==> flow/design.v <==
module multiplier #(parameter width_p="inv")
  ( input      [width_p-1:0] a_i
  , input      [width_p-1:0] b_i
  , output [(2*width_p)-1:0] c_o
  );
  assign c_o = a_i * b_i;
endmodule
module chip_top
  ( input          clk_i
  , input          reset_i
  , input          v_i
  , input  [31:0]  a_i
  , input  [31:0]  b_i
  , output         v_o
  , output [63:0]  c_o
  );
  reg        v_r, v_o_r;
  reg [31:0] a_r, b_r;
  reg [63:0] c_r;
  wire [63:0] c_n;
  multiplier #(.width_p(32)) MULT
    (.a_i(a_r)
    ,.b_i(b_r)
    ,.c_o(c_n)
    );
  always @(posedge clk_i) begin
    if (reset_i) begin
      v_r   <= 1'b0;
      v_o_r <= 1'b0;
    end else begin
      v_r   <= v_i;
      v_o_r <= v_r;
    end
    a_r <= a_i;
    b_r <= b_i;
    c_r <= c_n;
  end
  assign v_o = v_o_r;
  assign c_o = c_r;
endmodule
==> Step by step through the tools: chip_top <==
What the tools print for chip_top, step after step.
Line numbers count from 1 in the design file above.
Operators: Yosys type, input widths -> output width; for muxes data width and select width s.
Library cell names are shortened.
{ "setup": {"design": "chip_top", "clk_port": "clk_i", "cell_library": "sky130hd", "corner": "tt_025C_1v80"} }

==> After elaboration <==
Yosys after proc, flatten, opt, wreduce and memory -nomap, before mapping. Enables and synchronous resets that opt folds into registers are not counted as muxes. Memory bits, and registers merged into a memory's read port (data or address), are not among the register bits. Print and check cells are not counted. Equal cells are merged and count once.
{ "classes": {"multipliers": 1} }
{ "op_table": {"columns": ["cell", "n"], "rows": [
  ["$mul 32x32->64", 1]
]} }
{ "word_totals": {"input_bits": 67, "out_inout_bits": 65, "reg_bits": 130, "elab_cells": 6} }

==> Depth <==
Depth = most cells in a row (Yosys ltp): at word level without a register or memory, in the mapped netlist without a sequential cell, where the memories' decode and read muxes count.
{ "depth": {"depth_word": 1, "abc_area": 0, "ltp_mapped": 29, "ltp_nobuf": 27} }

==> Mapped cells and area <==
Source: synth_stat.txt of the flow (Yosys; design flattened, memories mapped). It holds for the ABC_AREA given above (unset counts as 0); a run with the other value may have another netlist.
{ "types": {"columns": ["cell_type", "n", "area_total_um2"], "rows": [
  ["fa_1", 896, 1.79E+04],
  ["and2_1", 599, 3.75E+03],
  ["ha_1", 263, 3.29E+03],
  ["inv_1", 873, 3.28E+03],
  ["dfxtp_1", 130, 2.6E+03],
  ["nand2_1", 471, 1.77E+03],
  ["clkbuf_1", 218, 818.285],
  ["xnor2_1", 41, 359.094],
  ["a21oi_1", 67, 335.322],
  ["a21o_1", 29, 217.709],
  ["o21ai_0", 37, 185.178],
  ["xor2_1", 21, 183.926],
  ["nand4_1", 22, 137.632],
  ["nor2_1", 32, 120.115],
  ["o21bai_1", 13, 97.594],
  ["o21a_1", 10, 75.072],
  ["a31oi_1", 10, 62.56],
  ["nand3_1", 12, 60.058]
]} }
Not listed: further types 32, cells in them 80.
{ "synth_totals": {"mapped_cells": 3824, "flip_flops": 130, "seqArea_um2": 2602.5, "yosys_area_um2": 35870.7, "buffers": 218} }
The figures by module come from a second, unflattened synthesis with its own total; it is not the netlist above.
{ "unflattened": {"cells_unflattened": 3862, "hier_area_um2": 36150.9} }
Each row is one instance without its submodules.
{ "by_module": {"columns": ["module", "seq_area_um2", "n_inst", "cells", "mod_area_um2"], "rows": [
  ["multiplier (width_p=32)", 0.0, 1, 3730, 33535.9],
  ["chip_top", 2602.5, 1, 132, 2615.0]
]} }

==> Timing after synthesis <==
OpenSTA on the mapped netlist: ideal clock, no wires. The path of least setup slack (recovery checks aside). Input and output delay are each 20% of the period. Register names are those of the netlist, which keeps one name where synthesis merged equal registers.
{ "synth_path": {"kind": "register -> register", "startpoint": "register a_r[29]", "endpoint": "register c_r[62]", "t_required_ns": 7.381, "arrival_time_ns": 6.960, "slack_ns": 0.420, "t_first_pin_ns": 0.000, "period_ns": 7.5, "stages": 25, "path_delay_ns": 7.079, "n_path_buf": 2, "setup_ns": 0.119, "period_less_setup_slack_ns": 7.08} }
"path_delay_ns" is the arrival time less input delay plus setup time.
"stages" counts driving pins, that of a launching flip-flop among them; a cell with two outputs on the path counts twice.
"period_less_setup_slack_ns" is the clock period less the worst setup slack; recovery checks do not enter. This is arithmetic on one report: input and output delays are still those of the set period (20% each).
Between the ends stands the longest chain of elaborated cells between them, by number of cells; it is not shown to be the way that was timed. Of several equally long chains one is given.
A line is the first line of the expression or statement that the cell stems from. Yosys adds cells for indexed reads and writes and turns some case tables into memories.
{ "synth_between": {"cell_sequence": "dfxtp_1 > clkbuf_1 > nand2_1 > fa_1 > inv_1 > fa_1 > inv_1 > fa_1 > fa_1 > inv_1 > fa_1 > fa_1 > fa_1 > fa_1 > ha_1 > clkbuf_1 > nand4_1 > nor4_1 > inv_1 > a211oi_1 > o21ai_0 > o21a_1 > o21ai_0 > o211ai_1 > xnor2_1", "elab_chain_len": 1, "cone_cells": 1, "cone_lines": 1, "cone_classes": "1 x mul"} }
{ "synth_rtl": {"columns": ["element", "line", "rtl"], "rows": [
  ["start: declaration", 18, "reg [31:0] a_r, b_r;"],
  ["start: assignment", 34, "a_r <= a_i;"],
  ["$mul 32x32->64", 6, "assign c_o = a_i * b_i;"],
  ["end: assignment", 36, "c_r <= c_n;"],
  ["end: declaration", 19, "reg [63:0] c_r;"]
]} }

==> Path in the finished layout <==
Path of least setup slack in the final report of flow run A (OpenROAD, finished layout, wires in). Where an end is a register, its clock arrival counts in the times.
{ "layout_path": {"kind": "register -> register", "startpoint": "register a_r[13]", "endpoint": "register c_r[60]", "stages": 26, "slack_ns": 0.10, "period_ns": 7.35, "t_first_pin_ns": 0.54, "setup_ns": 0.11, "n_path_buf": 4, "t_required_ns": 7.78, "arrival_time_ns": 7.68} }
Between the ends stands the longest chain of elaborated cells between them, by number of cells; it is not shown to be the way that was timed. Of several equally long chains one is given.
{ "layout_between": {"cell_sequence": "dfxtp_4 > buf_6 > clkbuf_16 > and2_1 > fa_1 > fa_1 > inv_1 > fa_1 > fa_1 > inv_1 > fa_2 > fa_1 > fa_2 > fa_1 > ha_4 > nand4_1 > buf_4 > nor4_4 > inv_1 > a211oi_2 > o21ai_1 > buf_4 > o21a_4 > o211ai_1 > a31oi_1 > xnor2_1", "elab_chain_len": 1, "cone_cells": 1, "cone_lines": 1, "cone_classes": "1 x mul"} }
{ "layout_rtl": {"columns": ["element", "line", "rtl"], "rows": [
  ["start: declaration", 18, "reg [31:0] a_r, b_r;"],
  ["start: assignment", 34, "a_r <= a_i;"],
  ["$mul 32x32->64", 6, "assign c_o = a_i * b_i;"],
  ["end: assignment", 36, "c_r <= c_n;"],
  ["end: declaration", 19, "reg [63:0] c_r;"]
]} }

## Implementation results

3 stored runs of chip_top in the flow (synthesis by Yosys, layout by OpenROAD, sky130hd cells), in arbitrary order. Constraints: input delay and output delay 20% of the set period each, output load 0.01 pF.
[
  {
    "run": "flow run A",
    "settings": { "CORE_UTILIZATION": 40, "period_ns": 7.35, "CAP_MARGIN": 20, "CORE_MARGIN": 2, "SLEW_MARGIN": 20 },
    "results": { "total_die_area_um2": 92088.0, "util_pct": 48.8, "synth_area_um2": 35870.7, "setup_worst_slack_ns": 0.095, "total_negative_slack_ns": 0.000, "holdWs_ns": 0.440, "finalCellArea_um2": 43250.2 }
  },
  {
    "run": "flow run B",
    "settings": { "CELL_PAD_IN_SITES_GLOBAL_PLACEMENT": 3, "CORE_UTILIZATION": 40, "CTS_CLUSTER_SIZE": 57, "HOLD_SLACK_MARGIN": 0.14, "MIN_ROUTING_LAYER": "met2", "period_ns": 7.5, "CAP_MARGIN": 20, "CORE_MARGIN": 2, "SLEW_MARGIN": 20 },
    "results": { "total_die_area_um2": 92088.0, "util_pct": 49.1, "synth_area_um2": 35870.7, "setup_worst_slack_ns": -0.044, "total_negative_slack_ns": -0.044, "holdWs_ns": 0.464, "finalCellArea_um2": 43554.3 }
  },
  {
    "run": "flow run C",
    "settings": { "CELL_PAD_IN_SITES_DETAIL_PLACEMENT": 1, "CORE_MARGIN": 6, "CORE_UTILIZATION": 15, "CTS_CLUSTER_DIAMETER": 233, "CTS_CLUSTER_SIZE": 14, "GPL_TIMING_DRIVEN": 0, "HOLD_SLACK_MARGIN": 0.29, "PLACE_DENSITY_LB_ADDON": 0.07, "TNS_END_PERCENT": 65, "period_ns": 7.5, "CAP_MARGIN": 20, "SLEW_MARGIN": 20 },
    "results": { "total_die_area_um2": 251016.0, "util_pct": 19.5, "synth_area_um2": 35870.7, "setup_worst_slack_ns": -0.454, "total_negative_slack_ns": -3.886, "holdWs_ns": 0.442, "finalCellArea_um2": 46064.2 }
  }
]
